==> flow/design.v <==
`timescale 1ns / 100ps
module Cordic(clk,rst,phase_step,xin,yin,xout,yout);
parameter IN_WIDTH	= 16; 
parameter EXTRA_BITS	= 6; 
localparam WI			= IN_WIDTH;
localparam WXY			= IN_WIDTH+EXTRA_BITS; 
localparam STG			= WXY; 
input clk;
input rst; 
input signed  [31:0]    phase_step; 
input signed  [WI-1:0]  xin,yin;
output signed [WXY-1:0] xout,yout;
wire signed [31:0] atan_table [0:31];
                 assign atan_table[00] = 32'b0010_0000_0000_0000_0000_0000_0000_0000;
						assign atan_table[01] = 32'b0001_0010_1110_0100_0000_0101_0001_1110;
						assign atan_table[02] = 32'b0000_1001_1111_1011_0011_1000_0101_1011;
						assign atan_table[03] = 32'b0000_0101_0001_0001_0001_0001_1101_0100;
						assign atan_table[04] = 32'b0000_0010_1000_1011_0000_1101_0100_0011;
						assign atan_table[05] = 32'b0000_0001_0100_0101_1101_0111_1110_0001;
						assign atan_table[06] = 32'b0000_0000_1010_0010_1111_0110_0001_1110;
						assign atan_table[07] = 32'b0000_0000_0101_0001_0111_1100_0101_0101;
						assign atan_table[08] = 32'b0000_0000_0010_1000_1011_1110_0101_0011;
						assign atan_table[09] = 32'b0000_0000_0001_0100_0101_1111_0010_1111;
						assign atan_table[10] = 32'b0000_0000_0000_1010_0010_1111_1001_1000;
						assign atan_table[11] = 32'b0000_0000_0000_0101_0001_0111_1100_1100;
						assign atan_table[12] = 32'b0000_0000_0000_0010_1000_1011_1110_0110;
						assign atan_table[13] = 32'b0000_0000_0000_0001_0100_0101_1111_0011;
						assign atan_table[14] = 32'b0000_0000_0000_0000_1010_0010_1111_1010;
						assign atan_table[15] = 32'b0000_0000_0000_0000_0101_0001_0111_1101;
						assign atan_table[16] = 32'b0000_0000_0000_0000_0010_1000_1011_1110;
						assign atan_table[17] = 32'b0000_0000_0000_0000_0001_0100_0101_1111;
						assign atan_table[18] = 32'b0000_0000_0000_0000_0000_1010_0011_0000;
						assign atan_table[19] = 32'b0000_0000_0000_0000_0000_0101_0001_1000;
						assign atan_table[20] = 32'b0000_0000_0000_0000_0000_0010_1000_1100;
						assign atan_table[21] = 32'b0000_0000_0000_0000_0000_0001_0100_0110;
						assign atan_table[22] = 32'b0000_0000_0000_0000_0000_0000_1010_0011;
						assign atan_table[23] = 32'b0000_0000_0000_0000_0000_0000_0101_0001;
						assign atan_table[24] = 32'b0000_0000_0000_0000_0000_0000_0010_1001;
						assign atan_table[25] = 32'b0000_0000_0000_0000_0000_0000_0001_0100;
						assign atan_table[26] = 32'b0000_0000_0000_0000_0000_0000_0000_1010;
						assign atan_table[27] = 32'b0000_0000_0000_0000_0000_0000_0000_0101;
						assign atan_table[28] = 32'b0000_0000_0000_0000_0000_0000_0000_0011;
						assign atan_table[29] = 32'b0000_0000_0000_0000_0000_0000_0000_0010;
						assign atan_table[30] = 32'b0000_0000_0000_0000_0000_0000_0000_0001;
						assign atan_table[31] = 32'b0000_0000_0000_0000_0000_0000_0000_0000;
reg signed [WXY-1:0] X [0:STG-1];
reg signed [WXY-1:0] Y [0:STG-1];
reg signed [31:0]    Z [0:STG-1]; 
reg [31:0] phase_acc;
wire [1:0]  quadrant = phase_acc [31:30]; 
wire signed [WI-1:0] nxin,nyin;
assign nxin = -xin;
assign nyin = -yin;
always @(posedge clk)
	begin
		case(quadrant)
			2'b00,2'b11: 
				begin  
					X[0] <= {xin[WI-1],xin}<<{EXTRA_BITS-1};
					Y[0] <= {yin[WI-1],yin}<<{EXTRA_BITS-1};
					Z[0] <= phase_acc ;
				end
			2'b01:
				begin
					X[0] <= {nyin[WI-1],nyin}<<{EXTRA_BITS-1};
					Y[0] <= {xin[WI-1],xin}<<{EXTRA_BITS-1};
					Z[0] <= {2'b00,phase_acc[29:0]}; 
				end
			2'b10:
				begin
					X[0] <= {yin[WI-1],yin}<<{EXTRA_BITS-1};
					Y[0] <= {nxin[WI-1],nxin}<<{EXTRA_BITS-1};
					Z[0] <= {2'b11,phase_acc[29:0]};
				end
			default:;
		endcase
		if(rst) phase_acc<=32'd0; else phase_acc<=phase_acc+phase_step;
	end
genvar i;
generate
	for(i=0;i<(STG-1);i=i+1)
	begin:ITERATION
	wire z_sign;
	wire signed [WXY-1:0] x_shr,y_shr;
	assign x_shr=X[i]>>>i;
	assign y_shr=Y[i]>>>i;
	assign z_sign=Z[i][31];
	always @ (posedge clk)
			begin
				X[i+1] <= z_sign?(X[i]+y_shr):(X[i]-y_shr);
				Y[i+1] <= z_sign?(Y[i]-x_shr):(Y[i]+x_shr);
				Z[i+1] <= z_sign?(Z[i]+atan_table[i]):(Z[i]-atan_table[i]);
				end
	end
endgenerate
assign xout	=	X[STG-1];
assign yout	=	Y[STG-1];
endmodule
Reports on Cordic
Tool output for the design above before and after an edit, in the order of the flow.
Lines under "original" count in the file above, lines under "edited" in the edited file.
"change" is "edited" less "original", of the values as shown; "relative change" is that difference over "original", in percent.
Operators carry their Yosys type and port widths (W data, S select, Z words).
Cell names lack the library's common part.
A cell with n/a has no value.

design
  design top = Cordic
  clock = clk
  library = sky130hd
  library corner = tt_025C_1v80

Diff
The edit as a unified diff against the file above.
This change comes from a script, not from a designer; no optimisation was intended.

begin of diff
@@ -47,5 +47,5 @@
 reg signed [WXY-1:0] Y [0:STG-1];
 reg signed [31:0]    Z [0:STG-1]; 
-reg [31:0] phase_acc;
+reg [39:0] phase_acc;
 wire [1:0]  quadrant = phase_acc [31:30]; 
 wire signed [WI-1:0] nxin,nyin;
end of diff

After elaboration
Yosys after proc, flatten, opt, wreduce and memory -nomap, before mapping. Enables and synchronous resets that opt folds into registers are not counted as muxes. Print and check cells are not counted. Equal cells are merged and count once.

word-level totals
  item                             original  edited  change  relative change (%)
  register bits after elaboration  1672      1680    +8      +0.48
  cells after elaboration          262       262     0       0.00

cells by class
  item                           original  edited  change  relative change (%)
  $add $sub $neg                 126       126     0       0.00
  equality and inequality tests  3         3       0       0.00
  muxes and demuxes              65        65      0       0.00
  reduce/logical cells           2         2       0       0.00

operators by type and width
  cell              original  edited  change  relative change (%)
  $add A32 B32 Y32  1         0       -1      -100.00
  $add A40 B32 Y40  0         1       +1      n/a

Unchanged operator kinds not shown: 91.

Depth
Yosys ltp: most cells in a row. Word level: on the elaborated netlist, between registers, memories and ports. Mapped: between sequential cells and ports; inverters and the memories' decode and read muxes count.

logic depth
  item                   original  edited  change  relative change (%)
  word-level depth       3         3       0       0.00
  ABC_AREA               0         0       n/a     n/a
  depth in mapped cells  20        19      -1      -5.00

Mapped cells and area
Source: synth_stat.txt of the flow (Yosys; design flattened, memories mapped). It holds for the ABC_AREA given above (unset counts as 0); a run with the other value may have another netlist.

cells by type
  cell      original  edited  change  relative change (%)
  nor2_1    930       1002    +72     +7.74
  o21ai_0   596       660     +64     +10.74
  o21ai_1   80        27      -53     -66.25
  o21a_1    214       168     -46     -21.50
  a21o_1    623       593     -30     -4.82
  and3_1    82        108     +26     +31.71
  and2_1    44        66      +22     +50.00
  nor3_1    303       324     +21     +6.93
  xnor2_1   1120      1101    -19     -1.70
  nand3_1   208       226     +18     +8.65
  a41oi_1   35        20      -15     -42.86
  nand2b_1  199       185     -14     -7.04
  a21boi_0  29        43      +14     +48.28
  nor2b_1   189       201     +12     +6.35
  or3_1     73        84      +11     +15.07
  a311oi_1  16        27      +11     +68.75
  o21bai_1  194       204     +10     +5.15
  nand3b_1  13        23      +10     +76.92

Unchanged cell types not shown: 10.
The list need not be complete.

mapped netlist
  item                            original  edited    change  relative change (%)
  mapped cells                    12578     12685     +107    +0.85
  chip area (Yosys) (µm²)         110134.4  110604.8  +470.4  +0.43
  area of sequential cells (µm²)  31990.7   31990.7   0.0     0.00
  flip-flops                      1598      1598      0       0.00
  buffer cells                    177       175       -2      -1.13

Path before layout
Source: OpenSTA report_checks on the synthesized netlist (no wires, ideal clock, input and output delay 20% of the period each), path of least setup slack; recovery checks are left aside. Register names are those of the netlist, which keeps one name where synthesis merged equal registers.

path after synthesis
  item                               original       edited         change  relative change (%)
  kind                               reg2reg        reg2reg        n/a     n/a
  start                              reg Z[17][31]  reg Z[17][31]  n/a     n/a
  end                                reg X[18][20]  reg Z[18][26]  n/a     n/a
  clock period (ns)                  5.0            5.0            0.0     0.00
  launch time at the first pin (ns)  0.000          0.000          0.000   n/a
  arrival time (ns)                  4.121          3.904          -0.217  -5.27
  data required time (ns)            4.928          4.873          -0.055  -1.12
  path slack (ns)                    0.807          0.969          +0.162  n/a
  delay of the path (ns)             4.193          4.031          -0.162  -3.86
  driving pins on the path           17             15             -2      -11.76
  buffers on the path                2              2              0       0.00
  synthesis period reached (ns)      4.193          4.031          -0.162  -3.86

"delay of the path" = arrival - input delay + setup time.
"driving pins on the path": output pins that drive a net of the path, with the launching flip-flop's if there is one; two outputs of one cell count as two.
"synthesis period reached" is the clock period less the worst setup slack; recovery checks do not enter. This is arithmetic on one report: input and output delays are still those of the set period (20% each).
Between the ends stands the longest chain of elaborated cells between them, by number of cells; it is not shown to be the way that was timed. Of several equally long chains one is given.
Each line given opens the expression or statement behind the cell; cells for indexed reads and writes are added by Yosys, which also makes memories of some case tables.

on the way, after synthesis, original
  cells stage by stage = dfxtp_1 > clkbuf_1 > inv_1 > clkbuf_1 > nor2_1 > a21oi_1 > ha_1 > a21o_1 > a21o_1 > a21o_1 > o311ai_2 > a21oi_1 > o31a_1 > a311o_1 > a31o_1 > a21oi_1 > xnor2_1
  length of the longest elaborated chain = 1
  elaborated cells between the ends (all ways) = 1
  source lines of those cells = 1
  classes of those cells = 1 x mux

ends and longest elaborated chain, after synthesis, original
  item             line  RTL
  start, declared  48    reg signed [31:0]    Z [0:STG-1];
  start, assigned  92    Z[i+1] <= z_sign?(Z[i]+atan_table[i]):(Z[i]-atan_table[i]);
  $mux W22         90    X[i+1] <= z_sign?(X[i]+y_shr):(X[i]-y_shr);
  end, assigned    90
  end, declared    46    reg signed [WXY-1:0] X [0:STG-1];

on the way, after synthesis, edited
  cells stage by stage = dfxtp_1 > clkbuf_1 > inv_1 > clkbuf_1 > ha_1 > a21o_1 > a21o_1 > a221o_1 > o21ai_2 > o31ai_1 > a211o_1 > a31o_4 > a2111oi_4 > nor3_1 > xor2_1
  length of the longest elaborated chain = 1
  elaborated cells between the ends (all ways) = 1
  source lines of those cells = 1
  classes of those cells = 1 x mux

ends and longest elaborated chain, after synthesis, edited
  item             line  RTL
  start, declared  48    reg signed [31:0]    Z [0:STG-1];
  start, assigned  92    Z[i+1] <= z_sign?(Z[i]+atan_table[i]):(Z[i]-atan_table[i]);
  $mux W32         92
  end, assigned    92
  end, declared    48

Path in the finished layout
From the final timing report of the runs of pair A: the path of least setup slack in the routed layout; clock arrival at registers is part of the times.

path post-layout
  item                               original       edited         change  relative change (%)
  kind                               reg2reg        reg2reg        n/a     n/a
  start                              reg Z[12][31]  reg X[18][18]  n/a     n/a
  end                                reg Z[13][31]  reg Y[19][20]  n/a     n/a
  clock period (ns)                  5.0            5.0            0.0     0.00
  launch time at the first pin (ns)  0.84           0.85           +0.01   +1.19
  arrival time (ns)                  4.93           4.96           +0.03   +0.61
  data required time (ns)            5.69           5.73           +0.04   +0.70
  path slack (ns)                    0.75           0.77           +0.02   n/a
  driving pins on the path           13             16             +3      +23.08
  buffers on the path                1              0              -1      -100.00

Between the ends stands the longest chain of elaborated cells between them, by number of cells; it is not shown to be the way that was timed. Of several equally long chains one is given.

on the way, post-layout, original
  cells stage by stage = dfxtp_2 > inv_1 > buf_4 > ha_1 > o21ai_0 > nand2b_1 > a21oi_1 > o2111ai_1 > a41o_1 > o41ai_2 > o21ba_2 > o211ai_1 > a21oi_1
  length of the longest elaborated chain = 2
  elaborated cells between the ends (all ways) = 3
  source lines of those cells = 1
  classes of those cells = 2 x add/sub; 1 x mux

ends and longest elaborated chain, post-layout, original
  item              line  RTL
  start, declared   48    reg signed [31:0]    Z [0:STG-1];
  start, assigned   92    Z[i+1] <= z_sign?(Z[i]+atan_table[i]):(Z[i]-atan_table[i]);
  $sub A32 B19 Y32  92
  $mux W32          92
  end, assigned     92
  end, declared     48

on the way, post-layout, edited
  cells stage by stage = dfxtp_1 > inv_1 > ha_1 > nand2_1 > ha_1 > inv_1 > o21ai_0 > ha_1 > a211oi_1 > a21oi_1 > o31ai_2 > o21ai_1 > or4_1 > a311oi_1 > o21bai_1 > xor2_1
  length of the longest elaborated chain = 2
  elaborated cells between the ends (all ways) = 3
  source lines of those cells = 1
  classes of those cells = 2 x add/sub; 1 x mux

ends and longest elaborated chain, post-layout, edited
  item             line  RTL
  start, declared  46    reg signed [WXY-1:0] X [0:STG-1];
  start, assigned  90    X[i+1] <= z_sign?(X[i]+y_shr):(X[i]-y_shr);
  $add A22 B4 Y22  91    Y[i+1] <= z_sign?(Y[i]-x_shr):(Y[i]+x_shr);
  $mux W22         91
  end, assigned    91
  end, declared    47    reg signed [WXY-1:0] Y [0:STG-1];

Measured runs
Both versions went through the flow (Yosys, OpenROAD) with the same settings in each pair. Constraints: input delay and output delay 20% of the set period each, output load 0.01 pF.

flow settings, pair A
  CORE_UTILIZATION = 40
  period_ns = 5.0
  CAP_MARGIN = 20
  CORE_MARGIN = 2
  SLEW_MARGIN = 20

measured results, pair A
  item                                          original  edited    change   relative change (%)
  area of the synthesized netlist (µm²)         110134.4  110604.8  +470.4   +0.43
  area of the die (µm²)                         279550.0  280736.0  +1186.0  +0.42
  standard-cell area of the final layout (µm²)  122226.0  122899.0  +673.0   +0.55
  worst slack on setup checks (ns)              0.752     0.774     +0.022   n/a

flow settings, pair B
  CELL_PAD_IN_SITES_DETAIL_PLACEMENT = 1
  CORE_ASPECT_RATIO = 0.65
  CORE_UTILIZATION = 43
  CTS_CLUSTER_SIZE = 12
  GPL_ROUTABILITY_DRIVEN = 1
  MAX_ROUTING_LAYER = met4
  PLACE_DENSITY_LB_ADDON = 0.27
  TNS_END_PERCENT = 10
  period_ns = 6.28
  CAP_MARGIN = 20
  CORE_MARGIN = 2
  SLEW_MARGIN = 20

measured results, pair B
  item                                          original  edited    change   relative change (%)
  area of the synthesized netlist (µm²)         110134.4  110604.8  +470.4   +0.43
  area of the die (µm²)                         260283.0  261386.0  +1103.0  +0.42
  standard-cell area of the final layout (µm²)  120907.0  121000.0  +93.0    +0.08
  worst slack on setup checks (ns)              1.369     1.620     +0.251   n/a
